==> flow/design.v <==
`timescale 1ns/10ps
module  CONV(
	input				clk,
	input				reset,
	output logic		busy,	
	input				ready,	
	output logic [13:0]	iaddr,
	input  		 [7:0]	idata,	
	output logic		ioe,
	output logic		wen_L0,
	output logic		oe_L0,
	output logic [13:0]	addr_L0,
	output logic [11:0] w_data_L0,
	input  		 [11:0] r_data_L0,
	output logic 		wen_L1,
	output logic		oe_L1,
	output logic [11:0]	addr_L1,
	output logic [11:0]	w_data_L1,
	input  		 [11:0]	r_data_L1,
	output logic		oe_weight,
	output logic [15:0]	addr_weight,
	input  logic signed  [7:0]  r_data_weight,
	output logic		wen_L2,
	output logic [3:0]	addr_L2,
	output logic [31:0]	w_data_L2
	);
reg [1:0] fully_flag;
reg[3:0] i0,i4,i5,i6;
reg [3:0] state,next_state;
reg [11:0] data [0:8];
reg [15:0] zero_index,addr_index0,addr_index1,addr_index2,addr_index3,addr_index4,L0_index;
reg signed [31:0] data_fully;
parameter INIT=4'd0,ADDR1=4'd1,WAIT1=4'd2,DATA_i0=4'd3,LAYER0=4'd4,ADDR2=4'd5,LAYER1=4'd6,
		  LAYER1_1=4'd7,ADDR3=4'd8,WAIT3=4'd9,LAYER2=4'd10,LAYER2_1=4'd11,FINI=4'd12;
always @(posedge clk or posedge reset ) begin
  if(reset) state<=INIT;
  else state<=next_state;
end
always @(*) begin
	case (state)
		INIT:begin
			next_state=(ready)?ADDR1:INIT;	
		end 
		ADDR1:begin
			next_state=WAIT1;
		end
		WAIT1:begin
			next_state=(fully_flag==0)?DATA_i0:(fully_flag==1)?LAYER1:LAYER2;		   
		end
		DATA_i0:begin
			next_state=(i0>=8&&zero_index==0||i0>=7&&zero_index==127||i0>=5&&zero_index==16510||
			            i0>=4&&zero_index==16637||i0>=8&&zero_index%130==0&&zero_index!=0&&zero_index!=16510||
						i5>=7&&zero_index%130==127&&zero_index!=127&&zero_index!=16637||
						i6>=8&&zero_index>0&&zero_index<127||i4>=5&&zero_index>16510&&zero_index<16637||i4>=8)?LAYER0:ADDR1;	
		end
		LAYER0:begin
			next_state=(L0_index>=16383)?ADDR2:ADDR1;
		end
		ADDR2:begin
			next_state=WAIT1;
		end
		LAYER1:begin
			next_state=(i0>=3)?LAYER1_1:ADDR2;
		end
		LAYER1_1:begin
			next_state=(addr_index1>=4095)?ADDR3:ADDR2;
		end
		ADDR3:begin
			next_state=WAIT1;
		end
		LAYER2:begin
			next_state=(addr_index2>=4095)?LAYER2_1:ADDR3;
		end
		LAYER2_1:begin
			next_state=(addr_index4>=9)?FINI:ADDR3;
		end
		FINI:begin
			next_state=INIT;
		end
		default: next_state=INIT;
	endcase
end
always @(posedge clk) begin
	case (state)
		INIT:begin
			zero_index<=16'h0;
			i0<=4'h4;
			i4<=4'h0;
			i5<=4'h0;
			i6<=4'h3;
			addr_index0<=0;
			addr_index1<=126;
			addr_index2<=0;
			addr_index3<=16128;
			addr_index4<=0;
			L0_index<=0;
			wen_L0<=0;
			ioe<=0;
			busy<=0;
			data_fully<=0;
			fully_flag<=0;
			wen_L1<=0;
			wen_L2<=0;
			oe_L0<=0;
			oe_L1<=0;
			oe_weight<=0;
		end 
		ADDR1:begin
			wen_L0<=0;
            ioe<=1;
			if (zero_index==0) begin
				if (i0==4) iaddr<=14'h0;
				else if (i0==5) iaddr<=14'h1; 
				else if (i0==7) iaddr<=14'h80;
				else iaddr<=14'h81;	
			end
			else if (zero_index==127) begin
				if (i0==3) iaddr<=14'h7E;
				else if (i0==4) iaddr<=14'h7F; 
				else if (i0==6) iaddr<=14'hFE;
				else iaddr<=14'hFF;	
			end
			else if (zero_index==16510) begin
				if (i0==1) iaddr<=14'h3F00;
				else if (i0==2) iaddr<=14'h3F01; 
				else if (i0==4) iaddr<=14'h3F80;
				else iaddr<=14'h3F81;		
			end
			else if (zero_index==16637) begin
				if (i0==0) iaddr<=14'h3F7E;
				else if (i0==1) iaddr<=14'h3F7F; 
				else if (i0==3) iaddr<=14'h3FFE;
				else iaddr<=14'h3FFF;		
			end
			else if (zero_index%130==0&&zero_index!=0&&zero_index!=16510) begin
				if (i0==1) iaddr<=addr_index0;
				else if (i0==2) iaddr<=addr_index0+1; 
				else if (i0==4) iaddr<=addr_index0+128;
				else if (i0==5) iaddr<=addr_index0+129;
				else if (i0==7) iaddr<=addr_index0+256;
				else iaddr<=addr_index0+257;
			end
			else if (zero_index%130==127&&zero_index!=127&&zero_index!=16637) begin
				if (i5==0) iaddr<=addr_index1;
				else if (i5==1) iaddr<=addr_index1+1; 
				else if (i5==3) iaddr<=addr_index1+128;
				else if (i5==4) iaddr<=addr_index1+129;
				else if (i5==6) iaddr<=addr_index1+256;
				else iaddr<=addr_index1+257;	
			end
			else if (zero_index>0&&zero_index<127) begin
				if (i6==3) iaddr<=addr_index2;
				else if (i6==4) iaddr<=addr_index2+1; 
				else if (i6==5) iaddr<=addr_index2+2;
				else if (i6==6) iaddr<=addr_index2+128;
				else if (i6==7) iaddr<=addr_index2+129;
				else iaddr<=addr_index2+130;	
			end
			else if (zero_index>16510&&zero_index<16637) begin
				if (i4==0) iaddr<=addr_index3;
				else if (i4==1) iaddr<=addr_index3+1; 
				else if (i4==2) iaddr<=addr_index3+2;
				else if (i4==3) iaddr<=addr_index3+128;
				else if (i4==4) iaddr<=addr_index3+129;
				else iaddr<=addr_index3+130;
			end
			else begin
				if (i4==0) iaddr<=addr_index4;
				else if (i4==1) iaddr<=addr_index4+1; 
				else if (i4==2) iaddr<=addr_index4+2;
				else if (i4==3) iaddr<=addr_index4+128;
				else if (i4==4) iaddr<=addr_index4+129;
				else if (i4==5) iaddr<=addr_index4+130;
				else if (i4==6) iaddr<=addr_index4+256;
				else if (i4==7) iaddr<=addr_index4+257;
				else iaddr<=addr_index4+258;	
			end
		end
		DATA_i0:begin
			if (zero_index==0) begin
				data[0]<=8'h0;
			    data[1]<=8'h0;
			    data[2]<=8'h0;
			    data[3]<=8'h0;
			    data[6]<=8'h0;
                data[i0]<=idata;
			    i0<=(i0==5)?i0+2:i0+1;	
			end
			else if (zero_index==127) begin
				data[0]<=8'h0;
			    data[1]<=8'h0;
			    data[2]<=8'h0;
			    data[5]<=8'h0;
			    data[8]<=8'h0;
                data[i0]<=idata;
			    i0<=(i0==4)?i0+2:i0+1;		
			end
			else if (zero_index==16510) begin
			    data[0]<=8'h0;
			    data[3]<=8'h0;
			    data[6]<=8'h0;
			    data[7]<=8'h0;
			    data[8]<=8'h0;
                data[i0]<=idata;
			    i0<=(i0==2)?i0+2:i0+1;	
			end
			else if (zero_index==16637) begin
				data[2]<=8'h0;
			    data[5]<=8'h0;
			    data[6]<=8'h0;
			    data[7]<=8'h0;
			    data[8]<=8'h0;
                data[i0]<=idata;
			    i0<=(i0==1)?i0+2:i0+1;
			end
			else if (zero_index%130==0&&zero_index!=0&&zero_index!=16510) begin
			   data[0]<=8'h0;
               data[3]<=8'h0;
               data[6]<=8'h0;
               data[i0]<=idata;
               i0<=(i0%3==2)?i0+2:i0+1;	
			end
			else if (zero_index%130==127&&zero_index!=127&&zero_index!=16637) begin
			    data[2]<=8'h0;
			    data[5]<=8'h0;
			    data[8]<=8'h0;
			    data[i5]<=idata;
			    i5<=(i5%3==1)?i5+2:i5+1;
			end
			else if (zero_index>0&&zero_index<127) begin
				data[0]<=8'h0;
                data[1]<=8'h0;
                data[2]<=8'h0;
                data[i6]<=idata;
                i6<=i6+1;
			end
			else if ((zero_index>16510&&zero_index<16637)) begin
				data[6]<=8'h0;
			    data[7]<=8'h0;
			    data[8]<=8'h0;
			    data[i4]<=idata;
			    i4<=i4+1;
			end
			else begin
				data[i4]<=idata;
			    i4<=i4+1;
			end	
		end
		LAYER0:begin
			if (i0>=8&&zero_index==0) begin
				i0<=3;
				zero_index<=zero_index+1;
			end
			else if (i0>=7&&zero_index==127) begin
				i0<=1;
				zero_index<=zero_index+3;
			end
			else if (i0>=5&&zero_index==16510) begin
				i0<=0;
				zero_index<=zero_index+1;
			end
			else if (i0>=4&&zero_index==16637) begin
				i0<=0;
				zero_index<=zero_index+1;
				addr_index0<=0;
				addr_index1<=0;
				addr_index2<=0;
				addr_index3<=0;
				addr_index4<=0;
			end
			else if (i0>=8&&zero_index%130==0&&zero_index!=0&&zero_index!=16510) begin
				i0<=0;
				zero_index<=zero_index+1;
				addr_index0<=addr_index0+128;
			end
			else if (i5>=7&&zero_index%130==127&&zero_index!=127&&zero_index!=16637) begin
				i5<=0;
				zero_index<=zero_index+3;
				addr_index1<=addr_index1+128;
			end
			else if (i6>=8&&zero_index>0&&zero_index<127) begin
				i6<=0;
				zero_index<=zero_index+1;
				addr_index2<=addr_index2+1;
			end
			else if (i4>=5&&zero_index>16510&&zero_index<16637) begin
				i4<=0;
				zero_index<=zero_index+1;
				addr_index3<=addr_index3+1;
			end
			else begin
				i4<=0;
				zero_index<=zero_index+1;
				addr_index4<=(addr_index4%128==125)?addr_index4+3:addr_index4+1;
			end
		    ioe<=0;
			wen_L0<=1;
			L0_index<=L0_index+1;
			addr_L0<=L0_index;
            w_data_L0<=($signed(-(data[0]<<1)+data[2]+data[4]+(data[5]<<1)+
                       data[6]+(data[7]<<1)-((data[8]<<1)+data[8]))>0)?$signed(-(data[0]<<1)+data[2]+data[4]+(data[5]<<1)+
                       data[6]+(data[7]<<1)-((data[8]<<1)+data[8])):0;
		end
        ADDR2:begin
			fully_flag<=1;
			wen_L0<=0;
			wen_L1<=0;
			oe_L0<=1;
			if(i0==0) addr_L0<=addr_index0;
			else if (i0==1) addr_L0<=addr_index0+1;
			else if (i0==2) addr_L0<=addr_index0+128;
            else addr_L0<=addr_index0+129;			
		end
		LAYER1:begin
			data[i0]<=r_data_L0;
			i0<=i0+1;
		end
		LAYER1_1:begin
			i0<=0;
			addr_index0<=(addr_index0%128==126)?addr_index0+130:addr_index0+2;
            wen_L1<=1;
			oe_L0<=0;
			addr_L1<=addr_index1;
			addr_index1<=addr_index1+1;
			w_data_L1<=(data[0]>=data[1]&&data[0]>=data[2]&&data[0]>=data[3])?data[0]:
			           (data[1]>=data[2]&&data[1]>=data[3]&&data[1]>=data[0])?data[1]:
					   (data[2]>=data[3]&&data[2]>=data[1]&&data[2]>=data[0])?data[2]:
					   (data[3]>=data[0]&&data[3]>=data[2]&&data[3]>=data[1])?data[3]:0;
		end
		ADDR3:begin
			fully_flag<=2;
			wen_L1<=0;
			wen_L2<=0;
			oe_L1<=1;
			oe_weight<=1;
			addr_L1<=addr_index2;
            addr_weight<=addr_index3;
		end
		LAYER2:begin
			data_fully<=$signed(r_data_L1)*r_data_weight+data_fully;
			addr_index2<=addr_index2+1;
			addr_index3<=addr_index3+1;
		end
		LAYER2_1:begin
			addr_index2<=0;
			oe_L1<=0;
			oe_weight<=0;
			wen_L2<=1;
			addr_L2<=addr_index4;
			w_data_L2<=(data_fully>0)?data_fully:data_fully>>>16;
			addr_index4<=addr_index4+1;
			data_fully<=32'b0;
		end
		FINI:begin
			busy<=1;
		end
		default; 
	endcase
end
endmodule
### Reports on CONV

Tool output for the design above, in the order of the flow.
Lines are those of the file above, counted from 1.
Operators carry their Yosys type and port widths (W data, S select, Z words).
Library cell names are shortened.
The mark n/a stands for no value.

| set-up | value |
|---|---|
| top | CONV |
| clock input | clk |
| standard-cell library | sky130hd |
| timing corner | tt_025C_1v80 |

### After elaboration

Yosys after proc, flatten, opt, wreduce and memory -nomap, before mapping. Memory bits, and registers merged into a memory's read port (data or address), are not among the register bits. Print and check cells are not counted.
Memory sizes are those after Yosys's memory passes, which may raise the word count (mostly to a power of two), join words into wider ones and drop unused or constant bits.

| storage and ports | value |
|---|---|
| register bits | 289 |
| bits in writable memories | 192 |
| memories kept | 1 |
| input port bits | 43 |
| elaborated cells | 744 |

| cells by class | value |
|---|---|
| add/sub/neg operators | 49 |
| $mul | 1 |
| divide/modulo/power cells | 3 |
| order comparisons | 31 |
| equal/unequal tests | 103 |
| multiplexer cells | 339 |
| bitwise gates (word level) | 106 |
| reductions and logical operators | 82 |

Memories:

| memory | words | bits a word | line | RTL |
|---|---|---|---|---|
| data | 16 | 12 | 30 | `reg [11:0] data [0:8];` |

Operator list:

| cell | count |
|---|---|
| $mux W12 | 80 |
| $mux W16 | 42 |
| $mux W14 | 39 |
| $mux W4 | 77 |
| $mod A16 B8 Y32 const B | 1 |
| $pmux W16 S3 | 5 |
| $reduce_or A192 Y1 | 1 |
| $mux W192 | 1 |
| $mul A12 B8 Y20 | 1 |
| $add A14 B8 Y14 const B | 11 |
| $ge A12 B12 Y1 | 12 |
| $mod A4 B2 Y32 const B | 2 |
| $eq A4 B4 Y1 const A | 29 |
| $add A14 B9 Y14 const B | 7 |
| $add A16 B1 Y16 const B | 6 |
| $add A12 B12 Y12 | 6 |
| $eq A4 B3 Y1 const B | 18 |
| $pmux W32 S2 | 1 |
| $pmux W16 S2 | 2 |
| $mux W8 | 8 |
| $mux W1 | 62 |
| $and A1 B1 Y1 | 48 |
| $add A16 B2 Y16 const B | 3 |
| $add A16 B8 Y16 const B | 3 |
| $add A14 B2 Y14 const B | 3 |
| $reduce_or A12 Y1 | 3 |
| $ne A2 B2 Y1 const B | 18 |
| $pmux W4 S9 | 1 |

Other operator kinds: 64; their cells: 224.

### Logic depth

Yosys ltp: most cells in a row. Word level: on the elaborated netlist, between registers, memories and ports. Mapped: between sequential cells and ports; inverters and the memories' decode and read muxes count.

| logic depth | value |
|---|---|
| word-level depth | 17 |
| ABC_AREA | 0 |
| depth in mapped cells | 57 |
| gate-level depth less buffers | 48 |

### Mapped cells and area

Yosys stat after the flow's synthesis: flattened, memories mapped to cells. It holds for the ABC_AREA given above (unset counts as 0); a run with the other value may have another netlist.
Totals and module areas in this step are rounded.

Cell types:

| cell | count | total area (µm²) |
|---|---|---|
| edfxtp_1 | 316 | 9.49E+03 |
| fa_1 | 208 | 4.16E+03 |
| ha_1 | 218 | 2.73E+03 |
| a21oi_1 | 298 | 1491.43 |
| dfxtp_1 | 72 | 1.44E+03 |
| nor2_1 | 377 | 1.42E+03 |
| inv_1 | 367 | 1.38E+03 |
| xnor2_1 | 143 | 1.25E+03 |
| nand2_1 | 310 | 1.16E+03 |
| o21ai_0 | 204 | 1.02E+03 |
| nand3_1 | 149 | 745.715 |
| xor2_1 | 78 | 683.155 |
| clkbuf_1 | 172 | 645.619 |
| nand2b_1 | 86 | 538.016 |
| and2_1 | 69 | 431.664 |
| nor3_1 | 78 | 390.374 |
| mux2_2 | 34 | 382.867 |
| o211ai_1 | 47 | 352.838 |

Not listed: further types 99, cells in them 844.

| synthesis totals | value |
|---|---|
| standard cells after synthesis | 4070 |
| synthesis area | 36390 µm² |
| sequential area | 11230 µm² |
| mapped flip-flops | 400 |
| buffer cells | 203 |

### Worst setup path after synthesis

Path of least setup slack by OpenSTA after synthesis, without wires, with an ideal clock, recovery checks aside; 20% of the period is set as input and as output delay. Where synthesis merged equal registers, the netlist keeps one of their names.

| timing after synthesis | value |
|---|---|
| path kind | register to register |
| start point | reg zero_index[12] |
| end point | reg i0[0] |
| clock period | 13.0 ns |
| setup time | 0.272 ns |
| time at the first pin | 0.000 ns |
| arrival time | 12.262 ns |
| required time | 12.728 ns |
| setup slack | 0.467 ns |
| path delay | 12.534 ns |
| stages | 51 |
| buffers on the path | 7 |
| synthesis period reached | 12.533 ns |

"path delay" = arrival - input delay + setup time.
"stages": output pins that drive a net of the path, with the launching flip-flop's if there is one; two outputs of one cell count as two.
"synthesis period reached" = period - worst setup slack (recovery checks aside). The figure is calculated, with input and output delays left at 20% of the set period.
The rows between start and end are the longest chain of elaborated cells between them; the timing report does not say that the signal goes this way. Where chains are equally long, one stands for them.
Each line given opens the expression or statement behind the cell; cells for indexed reads and writes are added by Yosys, which also makes memories of some case tables.
At most two assigning lines are given for a register; there are more.
Ways into the end's enable are left out, as the timed path ends at the data pin.

| between the ends, after synthesis | value |
|---|---|
| cells stage by stage | edfxtp_1 clkbuf_1 or3_1 nor2_1 nand2_1 ha_1 nand2b_1 a22oi_1 a21oi_1 maj3_1 a22oi_2 nor3_1 xnor2_1 nor4b_1 or2_1 clkbuf_1 a21oi_2 o31a_1 [15 not listed] nand2_2 buf_2 clkbuf_1 buf_1 o21ai_0 ha_1 ha_1 inv_1 o21ai_1 a21oi_1 mux2i_1 o21ai_0 ha_1 a21oi_1 nand4b_1 a211oi_2 a2111oi_0 or4_1 |
| cells in the longest elaborated chain | 11 |
| elaborated cells between the ends (all ways) | 28 |
| those cells by class | div: 1; eq/ne: 4; mux: 11; reduce/logical: 12 |

RTL lines, path after synthesis:

| item | line | RTL |
|---|---|---|
| start, declared | 31 | `reg [15:0] zero_index,addr_index0,addr_index1,addr_index2,addr_index3,addr_index4,L0_index;` |
| start, assigned | 252 | `zero_index<=zero_index+1;` |
| start, assigned | 256 | `zero_index<=zero_index+3;` |
| $mod A16 B8 Y32 | 271 | `else if (i0>=8&&zero_index%130==0&&zero_index!=0&&zero_index!=16510) begin` |
| $logic_not A32 Y1 | 271 |  |
| $logic_and A1 B1 Y1 x3 | 271 |  |
| $mux W4 | 271 |  |
| $mux W4 | 262 | `else if (i0>=4&&zero_index==16637) begin` |
| $mux W4 | 258 | `else if (i0>=5&&zero_index==16510) begin` |
| $mux W4 | 254 | `else if (i0>=7&&zero_index==127) begin` |
| $mux W4 | 250 | `if (i0>=8&&zero_index==0) begin` |
| $pmux W4 S5 | 84 | `case (state)` |
| end, assigned | 187 | `i0<=(i0==5)?i0+2:i0+1;` |
| end, assigned | 196 | `i0<=(i0==4)?i0+2:i0+1;` |
| end, declared | 28 | `reg[3:0] i0,i4,i5,i6;` |

### Path in the finished layout

From the final timing report of flow run B: the path of least setup slack in the routed layout; clock arrival at registers is part of the times.

| timing post-layout | value |
|---|---|
| path kind | register to register |
| start point | reg zero_index[14] |
| end point | reg i0[0] |
| clock period | 12.4 ns |
| setup time | 0.26 ns |
| time at the first pin | 0.60 ns |
| arrival time | 12.37 ns |
| required time | 12.74 ns |
| setup slack | 0.37 ns |
| stages | 45 |
| buffers on the path | 3 |

The rows between start and end are the longest chain of elaborated cells between them; the timing report does not say that the signal goes this way. Where chains are equally long, one stands for them.
At most two assigning lines are given for a register; there are more.
Ways into the end's enable are left out, as the timed path ends at the data pin.

| between the ends, post-layout | value |
|---|---|
| cells stage by stage | edfxtp_1 or3_1 nor2_1 nand2_1 ha_1 nand2b_1 a22oi_2 a21oi_2 maj3_1 a22oi_2 nor4_4 buf_4 o2111a_1 or3_1 o211a_1 and4_1 or2_2 a211oi_2 [9 not listed] or4_1 a221o_1 a2111oi_4 nand2_2 buf_4 mux2i_2 ha_2 inv_1 o21ai_1 buf_4 mux2i_1 o21ai_1 ha_1 a21oi_2 a21o_1 a211oi_4 a2111oi_0 or4_1 |
| cells in the longest elaborated chain | 11 |
| elaborated cells between the ends (all ways) | 28 |
| those cells by class | div: 1; eq/ne: 4; mux: 11; reduce/logical: 12 |

RTL lines, path post-layout:

| item | line | RTL |
|---|---|---|
| start, declared | 31 | `reg [15:0] zero_index,addr_index0,addr_index1,addr_index2,addr_index3,addr_index4,L0_index;` |
| start, assigned | 252 | `zero_index<=zero_index+1;` |
| start, assigned | 256 | `zero_index<=zero_index+3;` |
| $mod A16 B8 Y32 | 271 | `else if (i0>=8&&zero_index%130==0&&zero_index!=0&&zero_index!=16510) begin` |
| $logic_not A32 Y1 | 271 |  |
| $logic_and A1 B1 Y1 x3 | 271 |  |
| $mux W4 | 271 |  |
| $mux W4 | 262 | `else if (i0>=4&&zero_index==16637) begin` |
| $mux W4 | 258 | `else if (i0>=5&&zero_index==16510) begin` |
| $mux W4 | 254 | `else if (i0>=7&&zero_index==127) begin` |
| $mux W4 | 250 | `if (i0>=8&&zero_index==0) begin` |
| $pmux W4 S5 | 84 | `case (state)` |
| end, assigned | 187 | `i0<=(i0==5)?i0+2:i0+1;` |
| end, assigned | 196 | `i0<=(i0==4)?i0+2:i0+1;` |
| end, declared | 28 | `reg[3:0] i0,i4,i5,i6;` |

Subject: flow runs of CONV

Hi,

Below are 3 stored runs of the flow (Yosys, OpenROAD; platform sky130hd) on CONV, each with its settings and what was measured, unordered. Constraints: input delay and output delay 20% of the set period each, output load 0.01 pF.
"period achieved": clock period set for the run, less the worst setup slack. It is reckoned from that one timing run; input and output delays stay at 20% of the period that was set.
Results are given in rounded form.
Settings: -- = not set for that run.
A result given as -- is not shown for that run.

| stored run | CAP_MARGIN | CELL_PAD_IN_SITES_DETAIL_PLACEMENT | CORE_UTILIZATION | CTS_CLUSTER_DIAMETER | CTS_CLUSTER_SIZE | HOLD_SLACK_MARGIN | MAX_ROUTING_LAYER | MIN_ROUTING_LAYER | PLACE_DENSITY_LB_ADDON | SETUP_SLACK_MARGIN | SLEW_MARGIN | period_ns | CORE_MARGIN | CELL_PAD_IN_SITES_GLOBAL_PLACEMENT | GPL_ROUTABILITY_DRIVEN | GPL_TIMING_DRIVEN | post-synthesis cell area (µm²) | die footprint (µm²) | area of the standard cells in the finished layout (µm²) | setup slack of the worst path (ns) | summed negative setup slack (ns) | worst hold slack in the final report (ns) | period achieved (ns) |
|---|---|---|---|---|---|---|---|---|---|---|---|---|---|---|---|---|---|---|---|---|---|---|---|
| flow run A | 15 | 2 | 39 | 24 | 39 | 0.28 | met4 | met1 | 0.28 | 1.97 | 40 | 8.41 | 2 | -- | -- | -- | -- | -- | -- | -- | -- | -- | -- |
| flow run B | 20 | -- | 40 | -- | -- | -- | -- | -- | -- | -0.28 | 20 | 12.4 | 2 | -- | -- | -- | 36390 | 93390 | 41280 | 0.370 | 0.000 | 0.440 | 12.030 |
| flow run C | 15 | 1 | 39 | 125 | 39 | 0.27 | met4 | met2 | 0.28 | -- | 25 | 9.29 | 2 | 0 | 0 | 0 | -- | -- | -- | -- | -- | -- | -- |

Flow run A: no results, routing failed with GRT-0116
Flow run C: no results, routing failed with GRT-0232

Regards
